==> flow/design.v <==
`timescale 1ns / 1ps
module FD (output reg Q, input C, input D);
  always @(posedge C) Q <= D;
endmodule
module FDR (output reg Q, input C, input D, input R);
  always @(posedge C) Q <= R ? 1'b0 : D;
endmodule
module FDRE (output reg Q, input C, input CE, input D, input R);
  always @(posedge C)
    if (R) Q <= 1'b0;
    else if (CE) Q <= D;
endmodule
module FDS (output reg Q, input C, input D, input S);
  always @(posedge C) Q <= S ? 1'b1 : D;
endmodule
module LUT6 #(parameter [63:0] INIT = 64'h0)
  (output O, input I0, input I1, input I2, input I3, input I4, input I5);
  assign O = INIT[{I5, I4, I3, I2, I1, I0}];
endmodule
module LUT6_2 #(parameter [63:0] INIT = 64'h0)
  (output O6, output O5, input I0, input I1, input I2, input I3, input I4, input I5);
  assign O6 = INIT[{I5, I4, I3, I2, I1, I0}];
  assign O5 = INIT[{1'b0, I4, I3, I2, I1, I0}];
endmodule
module MUXCY (output O, input CI, input DI, input S);
  assign O = S ? CI : DI;
endmodule
module XORCY (output O, input CI, input LI);
  assign O = CI ^ LI;
endmodule
module RAM32M #(parameter [63:0] INIT_A = 64'h0, parameter [63:0] INIT_B = 64'h0,
                parameter [63:0] INIT_C = 64'h0, parameter [63:0] INIT_D = 64'h0)
  (output [1:0] DOA, output [1:0] DOB, output [1:0] DOC, output [1:0] DOD,
   input [4:0] ADDRA, input [4:0] ADDRB, input [4:0] ADDRC, input [4:0] ADDRD,
   input [1:0] DIA, input [1:0] DIB, input [1:0] DIC, input [1:0] DID,
   input WCLK, input WE);
  reg [1:0] ma [0:31];
  reg [1:0] mb [0:31];
  reg [1:0] mc [0:31];
  reg [1:0] md [0:31];
  always @(posedge WCLK)
    if (WE) begin
      ma[ADDRD] <= DIA;
      mb[ADDRD] <= DIB;
      mc[ADDRD] <= DIC;
      md[ADDRD] <= DID;
    end
  assign DOA = ma[ADDRA];
  assign DOB = mb[ADDRB];
  assign DOC = mc[ADDRC];
  assign DOD = md[ADDRD];
endmodule
module RAM64M #(parameter [63:0] INIT_A = 64'h0, parameter [63:0] INIT_B = 64'h0,
                parameter [63:0] INIT_C = 64'h0, parameter [63:0] INIT_D = 64'h0)
  (output DOA, output DOB, output DOC, output DOD,
   input [5:0] ADDRA, input [5:0] ADDRB, input [5:0] ADDRC, input [5:0] ADDRD,
   input DIA, input DIB, input DIC, input DID,
   input WCLK, input WE);
  reg ma [0:63];
  reg mb [0:63];
  reg mc [0:63];
  reg md [0:63];
  always @(posedge WCLK)
    if (WE) begin
      ma[ADDRD] <= DIA;
      mb[ADDRD] <= DIB;
      mc[ADDRD] <= DIC;
      md[ADDRD] <= DID;
    end
  assign DOA = ma[ADDRA];
  assign DOB = mb[ADDRB];
  assign DOC = mc[ADDRC];
  assign DOD = md[ADDRD];
endmodule
module RAM128X1S #(parameter [127:0] INIT = 128'h0)
  (output O, input A0, input A1, input A2, input A3, input A4, input A5, input A6,
   input D, input WCLK, input WE);
  reg m [0:127];
  wire [6:0] a = {A6, A5, A4, A3, A2, A1, A0};
  always @(posedge WCLK) if (WE) m[a] <= D;
  assign O = m[a];
endmodule
module RAM256X1S #(parameter [255:0] INIT = 256'h0)
  (output O, input [7:0] A, input D, input WCLK, input WE);
  reg m [0:255];
  always @(posedge WCLK) if (WE) m[A] <= D;
  assign O = m[A];
endmodule
`timescale 1ps/1ps
module kcpsm6 (address, instruction, bram_enable, in_port, out_port, port_id, write_strobe, k_write_strobe, read_strobe, interrupt, interrupt_ack, sleep, reset, clk) ;
parameter [7:0] 	hwbuild = 8'h00 ;
parameter [11:0] 	interrupt_vector = 12'h3FF ;
parameter integer scratch_pad_memory_size = 64 ;   
output [11:0]	address ;
input	 [17:0]    	instruction ;
output		bram_enable ;
input	 [7:0]	in_port ;
output [7:0]	out_port ;
output [7:0]	port_id ;
output		write_strobe ;
output		k_write_strobe ;
output		read_strobe ;
input			interrupt ;
output		interrupt_ack ;
input			sleep ;
input			reset ;
input			clk ;
wire	[2:1]		t_state_value ;
wire	[2:1]		t_state ;
wire 			run_value ;
wire              run ;
wire  		internal_reset_value ;
wire 			internal_reset ;
wire 			sync_sleep ;
wire 			int_enable_type ;
wire 			interrupt_enable_value ;
wire			interrupt_enable ;
wire			sync_interrupt ;
wire 			active_interrupt_value ;
wire 			active_interrupt ;
wire	[2:0]		arith_logical_sel ;
wire			arith_carry_in ;
wire			arith_carry_value ;
wire			arith_carry ;
wire 	[7:0]		half_arith_logical ;
wire 	[7:0]		logical_carry_mask ;
wire 	[7:0]		carry_arith_logical ;
wire 	[7:0]		arith_logical_value ;
wire 	[7:0]		arith_logical_result ;
wire 	[7:0]		shift_rotate_value ;
wire 	[7:0]		shift_rotate_result ;
wire			shift_in_bit ;
wire 	[7:0]		alu_result ;
wire 	[1:0]		alu_mux_sel_value ;
wire 	[1:0]		alu_mux_sel ;
wire			strobe_type ;
wire 			write_strobe_value ;
wire 			k_write_strobe_value ;
wire			read_strobe_value ;
wire			flag_enable_type ;
wire			flag_enable_value ;
wire			flag_enable ; 
wire			lower_parity ;
wire			lower_parity_sel ;
wire			carry_lower_parity ;
wire 			upper_parity ;
wire			parity ;
wire			shift_carry_value ;
wire			shift_carry ;
wire			carry_flag_value ;
wire			carry_flag ;
wire 			use_zero_flag_value ;
wire			use_zero_flag ;
wire 			drive_carry_in_zero ;
wire          	carry_in_zero ;
wire             	lower_zero ;
wire         	lower_zero_sel ;
wire       		carry_lower_zero ;
wire           	middle_zero ;
wire        	middle_zero_sel ;
wire      		carry_middle_zero ;
wire         	upper_zero_sel ;
wire        	zero_flag_value ;
wire              zero_flag ;
wire       		spm_enable_value ;
wire             	spm_enable ;
wire 	[7:0]		spm_ram_data ;
wire 	[7:0]		spm_data  ;
wire           	regbank_type ;
wire             	bank_value ;
wire              bank ;
wire          	loadstar_type ;
wire         	sx_addr4_value ;
wire   		register_enable_type ;
wire  		register_enable_value ;
wire        	register_enable ;
wire 	[4:0]		sx_addr ;
wire 	[4:0]		sy_addr ;
wire 	[7:0]		sx ;
wire 	[7:0]		sy ;
wire 	[7:0]		sy_or_kk ;
wire       		pc_move_is_valid ;
wire              move_type ;
wire           	returni_type ;
wire 	[2:0]		pc_mode ;
wire 	[11:0]	register_vector ;
wire 	[11:0]	half_pc ;
wire 	[10:0]	carry_pc ;
wire 	[11:0]	pc_value ;
wire 	[11:0]	pc ;
wire 	[11:0]	pc_vector ;
wire             	push_stack ;
wire              pop_stack ;
wire 	[11:0]	stack_memory ;
wire 	[11:0]	return_vector ;
wire       		stack_carry_flag ;
wire      		shadow_carry_flag ;
wire        	stack_zero_flag ;
wire      		shadow_zero_value ;
wire       		shadow_zero_flag ;
wire             	stack_bank ;
wire            	shadow_bank ;
wire              stack_bit ;
wire            	special_bit ;
wire 	[4:0]		half_pointer_value ;
wire 	[4:0]		feed_pointer_value ;
wire 	[4:0]		stack_pointer_carry ;
wire 	[4:0]		stack_pointer_value ;
wire 	[4:0]		stack_pointer ;
LUT6_2 #(
	.INIT	(64'hFFFFF55500000EEE))
reset_lut( 
	.I0 	(run),
	.I1 	(internal_reset),
	.I2 	(stack_pointer_carry[4]),
	.I3 	(t_state[2]),
	.I4 	(reset),
	.I5 	(1'b1),
	.O5 	(run_value),
	.O6 	(internal_reset_value));
FD run_flop (  
	.D 	(run_value),
	.Q 	(run),
	.C 	(clk));
FD internal_reset_flop(
	.D	(internal_reset_value),
	.Q	(internal_reset),
	.C	(clk));
FD sync_sleep_flop(
	.D 	(sleep),
	.Q 	(sync_sleep),
	.C 	(clk));
LUT6_2 #(
	.INIT    (64'h0083000B00C4004C))
t_state_lut( 
	.I0     (t_state[1]),
	.I1     (t_state[2]),
	.I2     (sync_sleep),
	.I3     (internal_reset),
	.I4     (special_bit),
	.I5     (1'b1),
	.O5     (t_state_value[1]),
	.O6     (t_state_value[2]));
FD t_state1_flop (  
	.D      (t_state_value[1]),
	.Q      (t_state[1]),
	.C      (clk));
FD t_state2_flop (  
	.D      (t_state_value[2]),
	.Q      (t_state[2]),
	.C      (clk));
LUT6_2 #(
	.INIT	(64'h0010000000000800))
int_enable_type_lut( 
	.I0     (instruction[13]),
	.I1     (instruction[14]),
	.I2     (instruction[15]),
	.I3     (instruction[16]),
	.I4     (instruction[17]),
	.I5     (1'b1),
	.O5     (loadstar_type),
	.O6     (int_enable_type)) ;
LUT6 #(
	.INIT    (64'h000000000000CAAA))
interrupt_enable_lut( 
	.I0     (interrupt_enable),
	.I1     (instruction[0]),
	.I2     (int_enable_type),
	.I3     (t_state[1]),
	.I4     (active_interrupt),
	.I5     (internal_reset),
	.O      (interrupt_enable_value));                     
FD interrupt_enable_flop (  
	.D      (interrupt_enable_value),
	.Q      (interrupt_enable),
	.C      (clk));
FD sync_interrupt_flop (  
	.D      (interrupt),
	.Q      (sync_interrupt),
	.C      (clk));
LUT6_2 # (
	.INIT    (64'hCC33FF0080808080))
active_interrupt_lut( 
	.I0     (interrupt_enable),
	.I1     (t_state[2]),
	.I2     (sync_interrupt),
	.I3     (bank),
	.I4     (loadstar_type),
	.I5     (1'b1),
	.O5     (active_interrupt_value), 
	.O6     (sx_addr4_value));
FD active_interrupt_flop (  
	.D      (active_interrupt_value),
	.Q      (active_interrupt),
	.C      (clk));
FD interrupt_ack_flop (  
	.D      (active_interrupt),
	.Q      (interrupt_ack),
	.C      (clk));
LUT6 #(
	.INIT    (64'h5A3CFFFF00000000))
pc_move_is_valid_lut( 
	.I0     (carry_flag),
	.I1     (zero_flag),
	.I2     (instruction[14]),
	.I3     (instruction[15]),
	.I4     (instruction[16]),
	.I5     (instruction[17]),
	.O      (pc_move_is_valid)) ;
LUT6_2 # (
	.INIT    (64'h7777027700000200))
move_type_lut( 
	.I0     (instruction[12]),
	.I1     (instruction[13]),
	.I2     (instruction[14]),
	.I3     (instruction[15]),
	.I4     (instruction[16]),
	.I5     (1'b1),
	.O5     (returni_type),
	.O6     (move_type)) ;
LUT6_2 # (
	.INIT    (64'h0000F000000023FF))
pc_mode1_lut( 
	.I0     (instruction[12]),
	.I1     (returni_type),
	.I2     (move_type),
	.I3     (pc_move_is_valid),
	.I4     (active_interrupt),
	.I5     (1'b1),
	.O5     (pc_mode[0]),
	.O6     (pc_mode[1])) ;
LUT6 # (
	.INIT    (64'hFFFFFFFF00040000))
pc_mode2_lut( 
	.I0     (instruction[12]),
	.I1     (instruction[14]),
	.I2     (instruction[15]),
	.I3     (instruction[16]),
	.I4     (instruction[17]),
	.I5     (active_interrupt),
	.O      (pc_mode[2])) ;
LUT6_2 # (
	.INIT    (64'hFFFF100000002000))
push_pop_lut( 
	.I0     (instruction[12]),
	.I1     (instruction[13]),
	.I2     (move_type),
	.I3     (pc_move_is_valid),
	.I4     (active_interrupt),
	.I5     (1'b1),
	.O5     (pop_stack),
	.O6     (push_stack)) ;
LUT6_2 #(
	.INIT    (64'h03CA000004200000))
alu_decode0_lut( 
	.I0     (instruction[13]),
	.I1     (instruction[14]),
	.I2     (instruction[15]),
	.I3     (instruction[16]),
	.I4     (1'b1),
	.I5     (1'b1),
	.O5     (alu_mux_sel_value[0]),
	.O6     (arith_logical_sel[0])) ;
FD alu_mux_sel0_flop(  
	.D      (alu_mux_sel_value[0]),
	.Q      (alu_mux_sel[0]),
	.C      (clk)) ;
LUT6_2 #(
	.INIT    (64'h7708000000000F00))
alu_decode1_lut( 
	.I0     (carry_flag),
	.I1     (instruction[13]),
	.I2     (instruction[14]),
	.I3     (instruction[15]),
	.I4     (instruction[16]),
	.I5     (1'b1),
	.O5     (alu_mux_sel_value[1]),
	.O6     (arith_carry_in)) ;                     
FD alu_mux_sel1_flop (  
	.D      (alu_mux_sel_value[1]),
	.Q      (alu_mux_sel[1]),
	.C      (clk)) ;
LUT6_2 # (
	.INIT    (64'hD000000002000000))
alu_decode2_lut( 
	.I0     (instruction[14]),
	.I1     (instruction[15]),
	.I2     (instruction[16]),
	.I3     (1'b1),
	.I4     (1'b1),
	.I5     (1'b1),
	.O5     (arith_logical_sel[1]),
	.O6     (arith_logical_sel[2])) ;
LUT6_2 # (
	.INIT    (64'h00013F3F0010F7CE))
register_enable_type_lut( 
	.I0     (instruction[13]),
	.I1     (instruction[14]),
	.I2     (instruction[15]),
	.I3     (instruction[16]),
	.I4     (instruction[17]),
	.I5     (1'b1),
	.O5     (flag_enable_type),
	.O6     (register_enable_type)) ;
LUT6_2 # (
	.INIT    (64'hC0CC0000A0AA0000))
register_enable_lut( 
	.I0     (flag_enable_type),
	.I1     (register_enable_type),
	.I2     (instruction[12]),
	.I3     (instruction[17]),
	.I4     (t_state[1]),
	.I5     (1'b1),
	.O5     (flag_enable_value),
	.O6     (register_enable_value)) ;
FDR flag_enable_flop (  
	.D      (flag_enable_value),
	.Q      (flag_enable),
	.R      (active_interrupt),
	.C      (clk)) ;
FDR register_enable_flop (  
	.D      (register_enable_value),
	.Q      (register_enable),
	.R      (active_interrupt),
	.C      (clk)) ;
LUT6_2 # (
	.INIT    (64'h8000000020000000))
spm_enable_lut( 
	.I0     (instruction[13]),
	.I1     (instruction[14]),
	.I2     (instruction[17]),
	.I3     (strobe_type),
	.I4     (t_state[1]),
	.I5     (1'b1),
	.O5     (k_write_strobe_value),
	.O6     (spm_enable_value)) ;
FDR k_write_strobe_flop (  
	.D      (k_write_strobe_value),
	.Q      (k_write_strobe),
	.R      (active_interrupt),
	.C      (clk)) ;
FDR spm_enable_flop (  
	.D      (spm_enable_value),
	.Q      (spm_enable),
	.R      (active_interrupt),
	.C      (clk)) ;
LUT6_2 # (
	.INIT    (64'h4000000001000000))
read_strobe_lut( 
	.I0     (instruction[13]),
	.I1     (instruction[14]),
	.I2     (instruction[17]),
	.I3     (strobe_type),
	.I4     (t_state[1]),
	.I5     (1'b1),
	.O5     (read_strobe_value),
	.O6     (write_strobe_value)) ;
FDR write_strobe_flop (  
	.D      (write_strobe_value),
	.Q      (write_strobe),
	.R      (active_interrupt),
	.C      (clk)) ;
FDR read_strobe_flop (  
	.D      (read_strobe_value),
	.Q      (read_strobe),
	.R      (active_interrupt),
	.C      (clk)) ;
LUT6 # (
	.INIT    (64'h0080020000000000))
regbank_type_lut( 
	.I0     (instruction[12]),
	.I1     (instruction[13]),
	.I2     (instruction[14]),
	.I3     (instruction[15]),
	.I4     (instruction[16]),
	.I5     (instruction[17]),
	.O      (regbank_type)) ;
LUT6 # (
	.INIT    (64'hACACFF00FF00FF00))
bank_lut( 
	.I0     (instruction[0]),
	.I1     (shadow_bank),
	.I2     (instruction[16]),
	.I3     (bank),
	.I4     (regbank_type),
	.I5     (t_state[1]),
	.O      (bank_value)) ;                     
FDR bank_flop (  
	.D      (bank_value),
	.Q      (bank),
	.R      (internal_reset),
	.C      (clk)) ;
FD sx_addr4_flop (  
	.D      (sx_addr4_value),
	.Q      (sx_addr[4]),
	.C      (clk)) ;
assign sx_addr[3:0] = instruction[11:8] ;
assign sy_addr = {bank, instruction[7:4]} ;
XORCY arith_carry_xorcy ( 
	.LI 	(1'b0),
	.CI 	(carry_arith_logical[7]),
	.O      (arith_carry_value)) ;
FD arith_carry_flop (  
	.D      (arith_carry_value),
	.Q      (arith_carry),
	.C      (clk)) ;
LUT6_2 # (
	.INIT    (64'h0000000087780000))
lower_parity_lut( 
	.I0     (instruction[13]),
	.I1     (carry_flag),
	.I2     (arith_logical_result[0]),
	.I3     (arith_logical_result[1]),
	.I4     (1'b1),
	.I5     (1'b1),
	.O5     (lower_parity),
	.O6     (lower_parity_sel)) ;  
MUXCY parity_muxcy ( 
	.DI	(lower_parity),
	.CI	(1'b0),                     
	.S	(lower_parity_sel),
	.O      (carry_lower_parity)) ;
LUT6 #(
	.INIT    (64'h6996966996696996))
upper_parity_lut( 
	.I0     (arith_logical_result[2]),
	.I1     (arith_logical_result[3]),
	.I2     (arith_logical_result[4]),
	.I3     (arith_logical_result[5]),
	.I4     (arith_logical_result[6]),
	.I5     (arith_logical_result[7]),
	.O      (upper_parity)) ;                     
XORCY parity_xorcy( 
	.LI	(upper_parity),
        .CI	(carry_lower_parity),
	.O      (parity)) ;
LUT6 #(
	.INIT    (64'hFFFFAACCF0F0F0F0))
shift_carry_lut( 
	.I0     (sx[0]),
	.I1     (sx[7]),
	.I2     (shadow_carry_flag),
	.I3     (instruction[3]),
	.I4     (instruction[7]),
	.I5     (instruction[16]),
	.O      (shift_carry_value)) ;                     
FD shift_carry_flop(  
	.D      (shift_carry_value),
	.Q      (shift_carry),
	.C      (clk)) ;
LUT6_2 #(
	.INIT    (64'h3333AACCF0AA0000))
carry_flag_lut( 
	.I0     (shift_carry),
	.I1     (arith_carry),
	.I2     (parity),
	.I3     (instruction[14]),
	.I4     (instruction[15]),
	.I5     (instruction[16]),
	.O5     (drive_carry_in_zero),
	.O6     (carry_flag_value)) ;  
FDRE carry_flag_flop(  
	.D      (carry_flag_value),
	.Q      (carry_flag),
       	.CE     (flag_enable),
	.R      (internal_reset),
	.C      (clk)) ;
MUXCY init_zero_muxcy( 
	.DI	(drive_carry_in_zero),
	.CI	(1'b0),
	.S	(carry_flag_value),
	.O      (carry_in_zero)) ;
LUT6_2 # (
	.INIT    (64'hA280000000F000F0))
use_zero_flag_lut( 
	.I0     (instruction[13]),
	.I1     (instruction[14]),
	.I2     (instruction[15]),
	.I3     (instruction[16]),
	.I4     (1'b1),
	.I5     (1'b1),
	.O5     (strobe_type),
	.O6     (use_zero_flag_value)) ;                     
FD use_zero_flag_flop(  
	.D      (use_zero_flag_value),
	.Q      (use_zero_flag),
	.C      (clk)) ;
LUT6_2 #(
	.INIT    (64'h0000000000000001))
lower_zero_lut( 
	.I0     (alu_result[0]),
	.I1     (alu_result[1]),
	.I2     (alu_result[2]),
	.I3     (alu_result[3]),
	.I4     (alu_result[4]),
	.I5     (1'b1),
	.O5     (lower_zero),
	.O6     (lower_zero_sel)) ;                     
MUXCY lower_zero_muxcy( 
	.DI	(lower_zero),
	.CI	(carry_in_zero),
	.S	(lower_zero_sel),
	.O      (carry_lower_zero)) ;
LUT6_2 # (
	.INIT    (64'h0000000D00000000))
middle_zero_lut( 
	.I0     (use_zero_flag),
	.I1     (zero_flag),
	.I2     (alu_result[5]),
	.I3     (alu_result[6]),
	.I4     (alu_result[7]),
	.I5     (1'b1),
	.O5     (middle_zero),
	.O6     (middle_zero_sel)) ;                     
MUXCY middle_zero_muxcy( 
	.DI	(middle_zero),
	.CI	(carry_lower_zero),                     
	.S 	(middle_zero_sel),
  	.O      (carry_middle_zero)) ;
LUT6 #(
	.INIT    (64'hFBFF000000000000))
upper_zero_lut( 
	.I0     (instruction[14]),
	.I1     (instruction[15]),
	.I2     (instruction[16]),
	.I3     (1'b1),
	.I4     (1'b1),
	.I5     (1'b1),
	.O      (upper_zero_sel)) ;                     
MUXCY upper_zero_muxcy( 
	.DI	(shadow_zero_flag),
	.CI	(carry_middle_zero),                    
	.S	(upper_zero_sel),
	.O      (zero_flag_value)) ;
FDRE zero_flag_flop(  
	.D      (zero_flag_value),
	.Q      (zero_flag),
	.CE     (flag_enable),
	.R      (internal_reset),
	.C      (clk)) ;
assign register_vector = {sx[3:0], sy} ;
genvar i ;
generate
for (i = 0 ; i <= 11 ; i = i+1)
begin : address_loop
parameter [7:0] id4 = 8'h30 + i/4 ;
parameter [7:0] id8 = 8'h30 + i/8 ;
parameter [7:0] ip4d8 = 8'h30 + (i+4)/8 ;	  
FD return_vector_flop(  
	.D      (stack_memory[i]),
	.Q      (return_vector[i]),
	.C      (clk));
if (i % 2 == 0) begin: output_data
LUT6_2 #(
	.INIT   (64'hFF00F0F0CCCCAAAA))
pc_vector_mux_lut( 
	.I0     (instruction[i]),
	.I1     (return_vector[i]),
	.I2     (instruction[i+1]),
	.I3     (return_vector[i+1]),
	.I4     (instruction[12]),
	.I5     (1'b1),
	.O5     (pc_vector[i]),
	.O6     (pc_vector[i+1]));
end  
FDRE pc_flop(  
	.D      (pc_value[i]),
	.Q      (pc[i]),
	.R      (internal_reset),
	.CE     (t_state[1]),
	.C      (clk));
if (i == 0) begin: lsb_pc
if (interrupt_vector[i] == 1'b0) begin: low_int_vector
LUT6 #(
	.INIT    (64'h00AA000033CC0F00))
pc_lut( 
	.I0     (register_vector[i]),
	.I1     (pc_vector[i]),
	.I2     (pc[i]),
	.I3     (pc_mode[0]),
	.I4     (pc_mode[1]),
	.I5     (pc_mode[2]), 
	.O      (half_pc[i]));
end  
if (interrupt_vector[i] == 1'b1) begin: high_int_vector
LUT6 #(
	.INIT    (64'h00AA00FF33CC0F00))
pc_lut( 
	.I0     (register_vector[i]),
	.I1     (pc_vector[i]),
	.I2     (pc[i]),
	.I3     (pc_mode[0]),
	.I4     (pc_mode[1]),
	.I5     (pc_mode[2]), 
	.O      (half_pc[i]));
end  
XORCY pc_xorcy( 
	.LI	(half_pc[i]),
	.CI	(1'b0),
	.O      (pc_value[i]));
MUXCY pc_muxcy( 
	.DI 	(pc_mode[0]),
	.CI 	(1'b0),
	.S	(half_pc[i]),
        .O      (carry_pc[i]));
end  
if (i > 0) begin : upper_pc
if (interrupt_vector[i] == 1'b0) begin: low_int_vector
LUT6 #(
	.INIT    (64'h00AA0000CCCCF000))
pc_lut( 
	.I0     (register_vector[i]),
	.I1     (pc_vector[i]),
	.I2     (pc[i]),
	.I3     (pc_mode[0]),
	.I4     (pc_mode[1]),
	.I5     (pc_mode[2]), 
	.O      (half_pc[i]));
end  
if (interrupt_vector[i] == 1'b1) begin: high_int_vector
LUT6 #(
	.INIT    (64'h00AA00FFCCCCF000))
pc_lut( 
	.I0     (register_vector[i]),
	.I1     (pc_vector[i]),
	.I2     (pc[i]),
	.I3     (pc_mode[0]),
	.I4     (pc_mode[1]),
	.I5     (pc_mode[2]), 
	.O      (half_pc[i]));
end  
XORCY pc_xorcy( 
	.LI	(half_pc[i]),
	.CI	(carry_pc[i-1]),
	.O      (pc_value[i]));
if (i < 11) begin: mid_pc
MUXCY pc_muxcy( 
	.DI 	(1'b0),
	.CI 	(carry_pc[i-1]),
	.S 	(half_pc[i]),
	.O     	(carry_pc[i]));
end  
end  
end  
endgenerate
FD shadow_carry_flag_flop(  
	.D      (stack_carry_flag),
	.Q      (shadow_carry_flag),
	.C      (clk)) ;
FD stack_zero_flop(  
	.D      (stack_zero_flag),
	.Q      (shadow_zero_value),
	.C      (clk)) ;
FD shadow_zero_flag_flop(  
	.D      (shadow_zero_value),
	.Q      (shadow_zero_flag),
	.C      (clk)) ;
FD shadow_bank_flop(  
	.D      (stack_bank),
	.Q      (shadow_bank),
	.C      (clk)) ;
FD stack_bit_flop(  
	.D      (stack_bit),
	.Q      (special_bit),
	.C      (clk)) ;
RAM32M #(
	.INIT_A	(64'h0000000000000000), 
	.INIT_B	(64'h0000000000000000), 
	.INIT_C (64'h0000000000000000), 
	.INIT_D (64'h0000000000000000)) 
stack_ram_low ( 
	.DOA	({stack_zero_flag, stack_carry_flag}), 
	.DOB	({stack_bit, stack_bank}),
	.DOC    (stack_memory[1:0]), 
	.DOD    (stack_memory[3:2]),
	.ADDRA	(stack_pointer[4:0]), 
	.ADDRB	(stack_pointer[4:0]), 
	.ADDRC  (stack_pointer[4:0]), 
	.ADDRD  (stack_pointer[4:0]),
	.DIA	({zero_flag, carry_flag}), 
	.DIB	({run, bank}),
	.DIC    (pc[1:0]),
	.DID    (pc[3:2]),
	.WE 	(t_state[1]), 
	.WCLK	(clk));
RAM32M #(
	.INIT_A	(64'h0000000000000000), 
	.INIT_B	(64'h0000000000000000), 
	.INIT_C	(64'h0000000000000000), 
	.INIT_D	(64'h0000000000000000)) 
stack_ram_high(    
	.DOA	(stack_memory[5:4]), 
	.DOB	(stack_memory[7:6]),
	.DOC   	(stack_memory[9:8]),
	.DOD   	(stack_memory[11:10]),
	.ADDRA 	(stack_pointer[4:0]), 
	.ADDRB 	(stack_pointer[4:0]), 
	.ADDRC  (stack_pointer[4:0]), 
	.ADDRD  (stack_pointer[4:0]),
	.DIA    (pc[5:4]),
	.DIB    (pc[7:6]),
	.DIC    (pc[9:8]),
	.DID    (pc[11:10]),
	.WE 	(t_state[1]),  
	.WCLK 	(clk));
generate
for (i = 0 ; i <= 4 ; i = i+1)
begin : stack_loop
parameter [7:0]	id4 = 8'h30 + i/4 ;
if (i == 0) begin: lsb_stack
FDR pointer_flop(  
	.D      (stack_pointer_value[i]),
	.Q      (stack_pointer[i]),
	.R      (internal_reset),
	.C      (clk)) ;
LUT6_2 #(
	.INIT    (64'h001529AAAAAAAAAA))
stack_pointer_lut( 
	.I0     (stack_pointer[i]),
	.I1     (pop_stack),
	.I2     (push_stack),
	.I3     (t_state[1]),
	.I4     (t_state[2]),
	.I5     (1'b1), 
	.O5     (feed_pointer_value[i]),
	.O6     (half_pointer_value[i]));
XORCY stack_xorcy( 
	.LI 	(half_pointer_value[i]),
	.CI 	(1'b0),
	.O      (stack_pointer_value[i]));
MUXCY stack_muxcy( 
	.DI	(feed_pointer_value[i]),
	.CI	(1'b0),
	.S 	(half_pointer_value[i]),
	.O      (stack_pointer_carry[i]));
end  
if (i > 0) begin: upper_stack
FDR pointer_flop(  
	.D      (stack_pointer_value[i]),
	.Q      (stack_pointer[i]),
	.R      (internal_reset),
	.C      (clk)) ;
LUT6_2 #(
	.INIT    (64'h002A252AAAAAAAAA))
stack_pointer_lut( 
	.I0     (stack_pointer[i]),
	.I1     (pop_stack),
	.I2     (push_stack),
	.I3     (t_state[1]),
	.I4     (t_state[2]),
	.I5     (1'b1), 
	.O5     (feed_pointer_value[i]),
	.O6     (half_pointer_value[i]));
XORCY stack_xorcy( 
	.LI 	(half_pointer_value[i]),
	.CI 	(stack_pointer_carry[i-1]),
	.O      (stack_pointer_value[i]));
MUXCY stack_muxcy( 
	.DI 	(feed_pointer_value[i]),
	.CI 	(stack_pointer_carry[i-1]),
	.S 	(half_pointer_value[i]),
	.O      (stack_pointer_carry[i]));
end  
end  
endgenerate
generate
for (i = 0 ; i <= 7 ; i = i+1)
begin : data_path_loop
parameter [7:0]	id1 = 8'h30 + i ;
parameter [7:0]	id2 = 8'h30 + i/2 ;
parameter [7:0]	id4 = 8'h30 + i/4 ;
if (i % 2 == 0) begin: output_data
LUT6_2 #(
	.INIT    (64'hFF00F0F0CCCCAAAA))
sy_kk_mux_lut( 
	.I0     (sy[i]),
	.I1     (instruction[i]),
	.I2     (sy[i+1]),
	.I3     (instruction[i+1]),
	.I4     (instruction[12]),
	.I5     (1'b1),
	.O5     (sy_or_kk[i]),
	.O6     (sy_or_kk[i+1]));
end  
if (i % 2 == 0) begin: second_operand
LUT6_2 #(
	.INIT    (64'hFF00F0F0CCCCAAAA))
out_port_lut( 
	.I0     (sx[i]),
	.I1     (instruction[i+4]),
	.I2     (sx[i+1]),
	.I3     (instruction[i+5]),
	.I4     (instruction[13]),
	.I5     (1'b1),
	.O5     (out_port[i]),
	.O6     (out_port[i+1]));
end  
LUT6_2 #(
	.INIT    (64'h69696E8ACCCC0000))
arith_logical_lut( 
	.I0     (sy_or_kk[i]),
	.I1     (sx[i]),
	.I2     (arith_logical_sel[0]),
	.I3     (arith_logical_sel[1]),
	.I4     (arith_logical_sel[2]),
	.I5     (1'b1),
	.O5     (logical_carry_mask[i]),
	.O6     (half_arith_logical[i]));
FD arith_logical_flop( 
	.D      (arith_logical_value[i]),
	.Q      (arith_logical_result[i]),
	.C      (clk)) ;
if (i == 0) begin: lsb_arith_logical
MUXCY arith_logical_muxcy( 
	.DI 	(logical_carry_mask[i]),
	.CI 	(arith_carry_in),
	.S 	(half_arith_logical[i]),
	.O      (carry_arith_logical[i]));
XORCY arith_logical_xorcy( 
	.LI 	(half_arith_logical[i]),
	.CI 	(arith_carry_in),
	.O      (arith_logical_value[i]));
end  
if (i > 0) begin: upper_arith_logical
MUXCY arith_logical_muxcy( 
	.DI 	(logical_carry_mask[i]),
	.CI 	(carry_arith_logical[i-1]),
	.S 	(half_arith_logical[i]),
	.O      (carry_arith_logical[i]));
XORCY arith_logical_xorcy( 
	.LI 	(half_arith_logical[i]),
	.CI 	(carry_arith_logical[i-1]),
	.O      (arith_logical_value[i]));
end  
if (hwbuild[i] == 1'b0) begin: low_hwbuild 
FDR shift_rotate_flop( 
	.D      (shift_rotate_value[i]),
	.Q      (shift_rotate_result[i]),
	.R      (instruction[7]),
	.C      (clk)) ;
end  
if (hwbuild[i] == 1'b1) begin: high_hwbuild 
FDS shift_rotate_flop( 
	.D      (shift_rotate_value[i]),
	.Q      (shift_rotate_result[i]),
	.S 	(instruction[7]),
	.C      (clk)) ;
end  
if (i == 0) begin: lsb_shift_rotate
LUT6 #(
	.INIT    (64'hBFBC8F8CB3B08380))
shift_bit_lut( 
	.I0     (instruction[0]),
	.I1     (instruction[1]),
	.I2     (instruction[2]),
	.I3     (carry_flag),
	.I4     (sx[0]),
	.I5     (sx[7]),
	.O      (shift_in_bit));
LUT6_2 #(
	.INIT    (64'hFF00F0F0CCCCAAAA))
shift_rotate_lut( 
	.I0     (shift_in_bit),
	.I1     (sx[i+1]),
	.I2     (sx[i]),
	.I3     (sx[i+2]),
	.I4     (instruction[3]),
	.I5     (1'b1),
	.O5     (shift_rotate_value[i]),
	.O6     (shift_rotate_value[i+1]));
end  
if (i == 2 || i == 4) begin: mid_shift_rotate
LUT6_2 #(
	.INIT    (64'hFF00F0F0CCCCAAAA))
shift_rotate_lut( 
	.I0     (sx[i-1]),
	.I1     (sx[i+1]),
	.I2     (sx[i]),
	.I3     (sx[i+2]),
	.I4     (instruction[3]),
	.I5     (1'b1),
	.O5     (shift_rotate_value[i]),
	.O6     (shift_rotate_value[i+1]));
end  
if (i == 6) begin: msb_shift_rotate
LUT6_2 #(
	.INIT    (64'hFF00F0F0CCCCAAAA))
shift_rotate_lut( 
	.I0     (sx[i-1]),
	.I1     (sx[i+1]),
	.I2     (sx[i]),
	.I3     (shift_in_bit),
	.I4     (instruction[3]),
	.I5     (1'b1),
	.O5     (shift_rotate_value[i]),
	.O6     (shift_rotate_value[i+1]));
end  
LUT6 #(
	.INIT    (64'hFF00F0F0CCCCAAAA))
alu_mux_lut( 
	.I0     (arith_logical_result[i]),
	.I1     (shift_rotate_result[i]),
	.I2     (in_port[i]),
	.I3     (spm_data[i]),
	.I4     (alu_mux_sel[0]),
	.I5     (alu_mux_sel[1]),
	.O      (alu_result[i]));
if (scratch_pad_memory_size == 64) begin : small_spm
FD spm_flop( 
	.D      (spm_ram_data[i]),
	.Q      (spm_data[i]),
	.C      (clk)) ;
if (i == 0 || i == 4) begin: small_spm_ram
RAM64M #( 
	.INIT_A	(64'h0000000000000000),
	.INIT_B	(64'h0000000000000000),
	.INIT_C	(64'h0000000000000000),
	.INIT_D	(64'h0000000000000000)) 
spm_ram(   
	.DOA 	(spm_ram_data[i]),
	.DOB 	(spm_ram_data[i+1]),
	.DOC    (spm_ram_data[i+2]),
	.DOD    (spm_ram_data[i+3]),
	.ADDRA 	(sy_or_kk[5:0]),
	.ADDRB 	(sy_or_kk[5:0]),
	.ADDRC  (sy_or_kk[5:0]),
	.ADDRD  (sy_or_kk[5:0]),
	.DIA 	(sx[i]),
	.DIB 	(sx[i+1]),
	.DIC    (sx[i+2]),
	.DID    (sx[i+3]),
	.WE 	(spm_enable),
	.WCLK 	(clk));
end  
end  
if (scratch_pad_memory_size == 128) begin : medium_spm
RAM128X1S  #(
	.INIT	(128'h00000000000000000000000000000000))
spm_ram(       
	.D      (sx[i]),
	.WE 	(spm_enable),
	.WCLK 	(clk),
	.A0 	(sy_or_kk[0]),
	.A1 	(sy_or_kk[1]),
	.A2 	(sy_or_kk[2]),
	.A3 	(sy_or_kk[3]),
	.A4 	(sy_or_kk[4]),
	.A5 	(sy_or_kk[5]),
	.A6 	(sy_or_kk[6]),
	.O      (spm_ram_data[i]));
FD spm_flop( 
	.D      (spm_ram_data[i]),
	.Q      (spm_data[i]),
	.C      (clk)) ;
end  
if (scratch_pad_memory_size == 256) begin : large_spm
RAM256X1S #(
	.INIT	(256'h0000000000000000000000000000000000000000000000000000000000000000))
spm_ram (       
	.D      (sx[i]),
	.WE 	(spm_enable),
	.WCLK 	(clk),
	.A 	(sy_or_kk),
	.O      (spm_ram_data[i]));
FD spm_flop( 
	.D      (spm_ram_data[i]),
	.Q      (spm_data[i]),
	.C      (clk)) ;
end  
end  
endgenerate
RAM32M #(
	.INIT_A	(64'h0000000000000000), 
	.INIT_B	(64'h0000000000000000), 
	.INIT_C (64'h0000000000000000), 
	.INIT_D (64'h0000000000000000)) 
lower_reg_banks(    
	.DOA 	(sy[1:0]), 
	.DOB 	(sx[1:0]),
	.DOC    (sy[3:2]),
	.DOD    (sx[3:2]),
	.ADDRA 	(sy_addr), 
	.ADDRB 	(sx_addr), 
	.ADDRC  (sy_addr), 
	.ADDRD  (sx_addr), 
	.DIA 	(alu_result[1:0]),
	.DIB 	(alu_result[1:0]),
	.DIC    (alu_result[3:2]),
	.DID    (alu_result[3:2]),
	.WE 	(register_enable), 
	.WCLK	(clk));
RAM32M #(
	.INIT_A	(64'h0000000000000000), 
	.INIT_B	(64'h0000000000000000), 
	.INIT_C (64'h0000000000000000),  
	.INIT_D (64'h0000000000000000)) 
upper_reg_banks(    
	.DOA 	(sy[5:4]), 
	.DOB 	(sx[5:4]),
	.DOC    (sy[7:6]),
	.DOD    (sx[7:6]),
	.ADDRA 	(sy_addr),
	.ADDRB 	(sx_addr),
	.ADDRC  (sy_addr), 
	.ADDRD  (sx_addr), 
	.DIA 	(alu_result[5:4]),
	.DIB 	(alu_result[5:4]),
	.DIC    (alu_result[7:6]),
	.DID    (alu_result[7:6]),
	.WE 	(register_enable), 
	.WCLK	(clk));
assign address = pc;
assign bram_enable = t_state[2];
assign port_id = sy_or_kk;
endmodule
From RTL to reports: kcpsm6
Tool output for the design above, in the order of the flow.
Lines are those of the file above, counted from 1.
Operators carry their Yosys type and port widths (W data, S select, Z words).
Cell names lack the library's common part.
A cell with - has no value.
- design top: kcpsm6
- clock: clk
- cell library: sky130hd
- timing corner: tt_025C_1v80

Elaborated design
Yosys after proc, flatten, opt, wreduce and memory -nomap, before mapping. Enables and synchronous resets that opt folds into registers are not counted as muxes. Memory bits, and registers merged into a memory's read port (data or address), are not among the register bits. Print and check cells are not counted. Equal cells are merged and count once.
Memory sizes are those after Yosys's memory passes, which may raise the word count (mostly to a power of two), join words into wider ones and drop unused or constant bits.
- noted register bits after elaboration: 58
- bits in writable memories at 1536
- word width x clocked read ports: 24
- memories: 24
- input port bits at 30
- noted output and inout bits: 33
- word-level cells: 290
- shift operators at 129
- multiplexer cells at 55
- bitwise gates (word level) at 24
- memories (memory ; depth ; width ; read ports ; write ports ; line ; RTL):
    data_path_loop[0].small_spm.small_spm_ram.spm_ram.ma ; 64 ; 1 ; 1 ; 1 ; 59 ; reg ma [0:63];
    data_path_loop[0].small_spm.small_spm_ram.spm_ram.mb ; 64 ; 1 ; 1 ; 1 ; 60 ; reg mb [0:63];
    data_path_loop[0].small_spm.small_spm_ram.spm_ram.mc ; 64 ; 1 ; 1 ; 1 ; 61 ; reg mc [0:63];
    data_path_loop[0].small_spm.small_spm_ram.spm_ram.md ; 64 ; 1 ; 1 ; 1 ; 62 ; reg md [0:63];
    data_path_loop[4].small_spm.small_spm_ram.spm_ram.ma ; 64 ; 1 ; 1 ; 1 ; 59 ;
    data_path_loop[4].small_spm.small_spm_ram.spm_ram.mb ; 64 ; 1 ; 1 ; 1 ; 60 ;
Further memories, not shown: 18.
- operators by type and width (kind ; count):
    $shiftx A64 B6 Y1 const A ; 79
    $shiftx A64 B5 Y1 const A ; 50
    $mux W1 ; 40
    $xor A1 B1 Y1 ; 24
    $mux W2 ; 12
    $mux W5 ; 2
    $mux W6 ; 1

Depth
Depth = most cells in a row (Yosys ltp): at word level without a register or memory, in the mapped netlist without a sequential cell, where the memories' decode and read muxes count.
- noted depth after elaboration: 15
- ABC_AREA: 0
- mapped depth: 23
- noted gate-level depth less buffers: 20

After synthesis
Source: synth_stat.txt of the flow (Yosys; design flattened, memories mapped). It holds for the ABC_AREA given above (unset counts as 0); a run with the other value may have another netlist.
The area totals of this step are shown rounded.
- cell types (cell ; count ; area in all (um^2)):
    edfxtp_1 ; 1280 ; 3.84E+04
    mux4_2 ; 249 ; 5.61E+03
    a22oi_1 ; 228 ; 1.71E+03
    dfxtp_1 ; 82 ; 1.64E+03
    mux2i_1 ; 153 ; 1.53E+03
    nor2_1 ; 233 ; 874.589
    nand2_1 ; 123 ; 461.693
    clkbuf_1 ; 106 ; 397.882
    ha_1 ; 30 ; 375.36
    a21oi_1 ; 70 ; 350.336
    nand4_1 ; 56 ; 350.336
    buf_4 ; 39 ; 292.781
    mux2_2 ; 23 ; 258.998
    buf_2 ; 47 ; 235.226
    buf_6 ; 19 ; 213.955
    o21ai_0 ; 42 ; 210.202
    nand3_1 ; 38 ; 190.182
    o22ai_1 ; 26 ; 162.656
Other cell types: 61; their cells: 362.
- cell count: 3206
- noted cell area after synthesis: 0.056 mm^2
- area of sequential cells at 0.04 mm^2
- flip-flops at 1362
- buffer cells: 238
By module: a second synthesis without flattening, with its own total; a netlist apart from the flattened one above.
- cell total of the unflattened synthesis: 3887
- noted area (unflattened synthesis): 0.067 mm^2
Rows give one instance, submodules left out.
- by module (module ; times used ; cells ; area (mm^2) ; sequential area (mm^2)):
    RAM32M ; 4 ; 561 ; 0.01 ; 0.0077
    RAM64M ; 2 ; 525 ; 0.01 ; 0.0077
    FD ; 48 ; 1 ; 0.00002 ; 0.00002
    LUT6_2 ; 8 ; 13 ; 0.000098 ; 0
    FDR ; 20 ; 2 ; 0.000034 ; 0.00002
    LUT6_2 ; 18 ; 2 ; 0.000034 ; 0
    FDRE ; 14 ; 3 ; 0.000034 ; 0.00002
    MUXCY ; 29 ; 1 ; 0.000015 ; 0
    LUT6 ; 9 ; 5 ; 0.000034 ; 0
    XORCY ; 27 ; 1 ; 0.0000088 ; 0
    LUT6_2 ; 4 ; 8 ; 0.000049 ; 0
    LUT6 ; 8 ; 1 ; 0.000023 ; 0
    LUT6_2 ; 1 ; 17 ; 0.00012 ; 0
    LUT6_2 ; 1 ; 17 ; 0.000096 ; 0
Further modules, not shown: 30.

Path before layout
OpenSTA on the mapped netlist: ideal clock, no wires. The path of least setup slack (recovery checks aside). Input and output delay are each 20% of the period. Register names are those of the netlist, which keeps one name where synthesis merged equal registers.
- path kind: input port to output port
- start: in instruction[9]
- end: out out_port[0]
- noted clock period: 9000 ps
- input delay at 1800 ps
- noted external output delay: 1800 ps
- noted time at the first pin: 1800 ps
- data arrival time: 7357 ps
- required time at 7200 ps
- slack: -157 ps
- noted path delay: 5557 ps
- noted stages: 8
- buffers on the path: 3
- period reached after synthesis at 9157 ps
"path delay" is the arrival time less input delay plus setup time.
A path that ends at an output port has no setup time.
"stages" counts driving pins, that of a launching flip-flop among them; a cell with two outputs on the path counts twice.
"period reached after synthesis" = period - worst setup slack (recovery checks aside). The figure is calculated, with input and output delays left at 20% of the set period.
The rows between start and end are the longest chain of elaborated cells between them; the timing report does not say that the signal goes this way. Where chains are equally long, one stands for them.
Each line given opens the expression or statement behind the cell; cells for indexed reads and writes are added by Yosys, which also makes memories of some case tables.
A memory read counts as a cell of the chain, while the word-level depth stops at memories.
- cell sequence: clkbuf_1 > clkbuf_1 > mux4_2 > o22ai_1 > nor4_1 > inv_1 > o21ai_0 > buf_4
- length of the longest elaborated chain: 2
- elaborated cells on any way between the ends: 2
- source lines of those cells at 2
- those cells by class: shift: 1; memory: 1
- RTL lines, path after synthesis (item ; line ; RTL):
    start, declared ; 95 ; input [17:0] instruction ;
    $mem_v2 Z32 W2 ; 38 ; reg [1:0] mb [0:31];
    $shiftx A64 B5 Y1 ; 23 ; assign O5 = INIT[{1'b0, I4, I3, I2, I1, I0}];
    end, declared ; 98 ; output [7:0] out_port ;
Nets of the timed path that keep an RTL name, with a line that drives or declares them; the list need not be complete.
- nets with RTL names, path after synthesis (signal ; line ; RTL):
    address_loop[8].upper_pc.high_int_vector.pc_lut.I0 ; 49 ; assign DOB = mb[ADDRB];
    data_path_loop[0].second_operand.out_port_lut.O5 ; 23 ;

Path in the finished layout
From the final timing report of flow run A: the path of least setup slack in the routed layout; clock arrival at registers is part of the times.
The path's times are printed in steps of 10 ps; the period is the one set.
- path kind: input port to output port
- start: in instruction[4]
- end: out port_id[1]
- noted clock period: 7840 ps
- input delay at 1570 ps
- noted external output delay: 1570 ps
- noted time at the first pin: 1570 ps
- data arrival time: 5220 ps
- required time at 6270 ps
- slack: 1050 ps
- noted stages: 8
- buffers on the path: 3
The rows between start and end are the longest chain of elaborated cells between them; the timing report does not say that the signal goes this way. Where chains are equally long, one stands for them.
A memory read counts as a cell of the chain, while the word-level depth stops at memories.
- cell sequence: buf_6 > buf_4 > mux2i_1 > a22oi_1 > a21oi_1 > nor4_1 > mux2_2 > clkdlybuf4s50_1
- length of the longest elaborated chain: 2
- elaborated cells on any way between the ends: 2
- source lines of those cells at 2
- those cells by class: shift: 1; memory: 1
- RTL lines, path post-layout (item ; line ; RTL):
    start, declared ; 95 ; input [17:0] instruction ;
    $mem_v2 Z32 W2 ; 37 ; reg [1:0] ma [0:31];
    $shiftx A64 B6 Y1 ; 22 ; assign O6 = INIT[{I5, I4, I3, I2, I1, I0}];
    end, declared ; 99 ; output [7:0] port_id ;

Wiki page: kcpsm6 / flow data

4 stored runs of kcpsm6 in the flow (synthesis by Yosys, layout by OpenROAD, sky130hd cells), in arbitrary order. Constraints: input delay and output delay 20% of the set period each, output load 0.01 pF.
By "clock period achieved" is meant the clock period of the run minus its worst setup slack. This is arithmetic on one report: input and output delays are still those of the set period (20% each).
By "critical path time" is meant the share of the clock period that the worst setup path is allowed (20% is reserved at inputs, 20% at outputs), minus its slack. Clock arrival times at its registers enter into it.
"total design power" is the tool's figure for a default switching activity; nothing was simulated.
"critical path time" is known to 10 ps.
Measured values are rounded.

Flow run A
Settings were CORE_UTILIZATION = 40; PLACE_DENSITY = 0.6; SETUP_SLACK_MARGIN = -0.39; period_ns = 7.84; CAP_MARGIN = 20; CORE_MARGIN = 2; SLEW_MARGIN = 20
- utilization: 0.46
- synthesized cell area: 0.056 mm^2
- noted the standard-cell area after layout: 0.064 mm^2
- noted the total die area: 0.14 mm^2
- smallest hold slack: 340 ps
- critical path time: 3650 ps
- critical path kind: input port to output port
- worst setup slack after layout: 1100 ps
- noted the total design power: 16000 uW
- noted the clock period achieved: 6786 ps
- noted the total negative slack: 0 ps

Flow run B
Settings were ABC_AREA = 0; CAP_MARGIN = 10; CELL_PAD_IN_SITES_DETAIL_PLACEMENT = 1; CELL_PAD_IN_SITES_GLOBAL_PLACEMENT = 0; CORE_MARGIN = 3; CORE_UTILIZATION = 15; CTS_CLUSTER_DIAMETER = 344; GPL_TIMING_DRIVEN = 0; MAX_ROUTING_LAYER = met4; PLACE_DENSITY_LB_ADDON = 0.12; SLEW_MARGIN = 15; TNS_END_PERCENT = 5; period_ns = 12.3
- utilization: 0.19
- synthesized cell area: 0.056 mm^2
- noted the standard-cell area after layout: 0.07 mm^2
- noted the total die area: 0.38 mm^2
- smallest hold slack: 480 ps
- critical path time: 5970 ps
- critical path kind: input port to output port
- worst setup slack after layout: 1400 ps
- noted the total design power: 11000 uW
- noted the clock period achieved: 10890 ps
- noted the total negative slack: 0 ps

Flow run C
Settings were CORE_UTILIZATION = 40; PLACE_DENSITY = 0.6; period_ns = 10.2; CAP_MARGIN = 20; CORE_MARGIN = 2; SLEW_MARGIN = 20
- utilization: 0.45
- synthesized cell area: 0.056 mm^2
- noted the standard-cell area after layout: 0.063 mm^2
- noted the total die area: 0.14 mm^2
- smallest hold slack: 320 ps
- critical path time: 3740 ps
- critical path kind: input port to output port
- worst setup slack after layout: 2400 ps
- noted the total design power: 12000 uW
- noted the clock period achieved: 7820 ps
- noted the total negative slack: 0 ps

Flow run D
Settings were CAP_MARGIN = 5; CELL_PAD_IN_SITES_DETAIL_PLACEMENT = 1; CELL_PAD_IN_SITES_GLOBAL_PLACEMENT = 2; CORE_ASPECT_RATIO = 1.15; CORE_MARGIN = 4; CTS_CLUSTER_SIZE = 19; GPL_TIMING_DRIVEN = 0; HOLD_SLACK_MARGIN = 0.03; MIN_ROUTING_LAYER = met2; PLACE_DENSITY_LB_ADDON = 0.1; SETUP_SLACK_MARGIN = -0.05; SLEW_MARGIN = 30; TNS_END_PERCENT = 25; period_ns = 9.0; CORE_UTILIZATION = 40
- utilization: 0.47
- synthesized cell area: 0.056 mm^2
- noted the standard-cell area after layout: 0.065 mm^2
- noted the total die area: 0.15 mm^2
- smallest hold slack: 340 ps
- critical path time: 5580 ps
- critical path kind: input port to output port
- worst setup slack after layout: -180 ps
- noted the total design power: 15000 uW
- noted the clock period achieved: 9179 ps
- noted the total negative slack: -180 ps
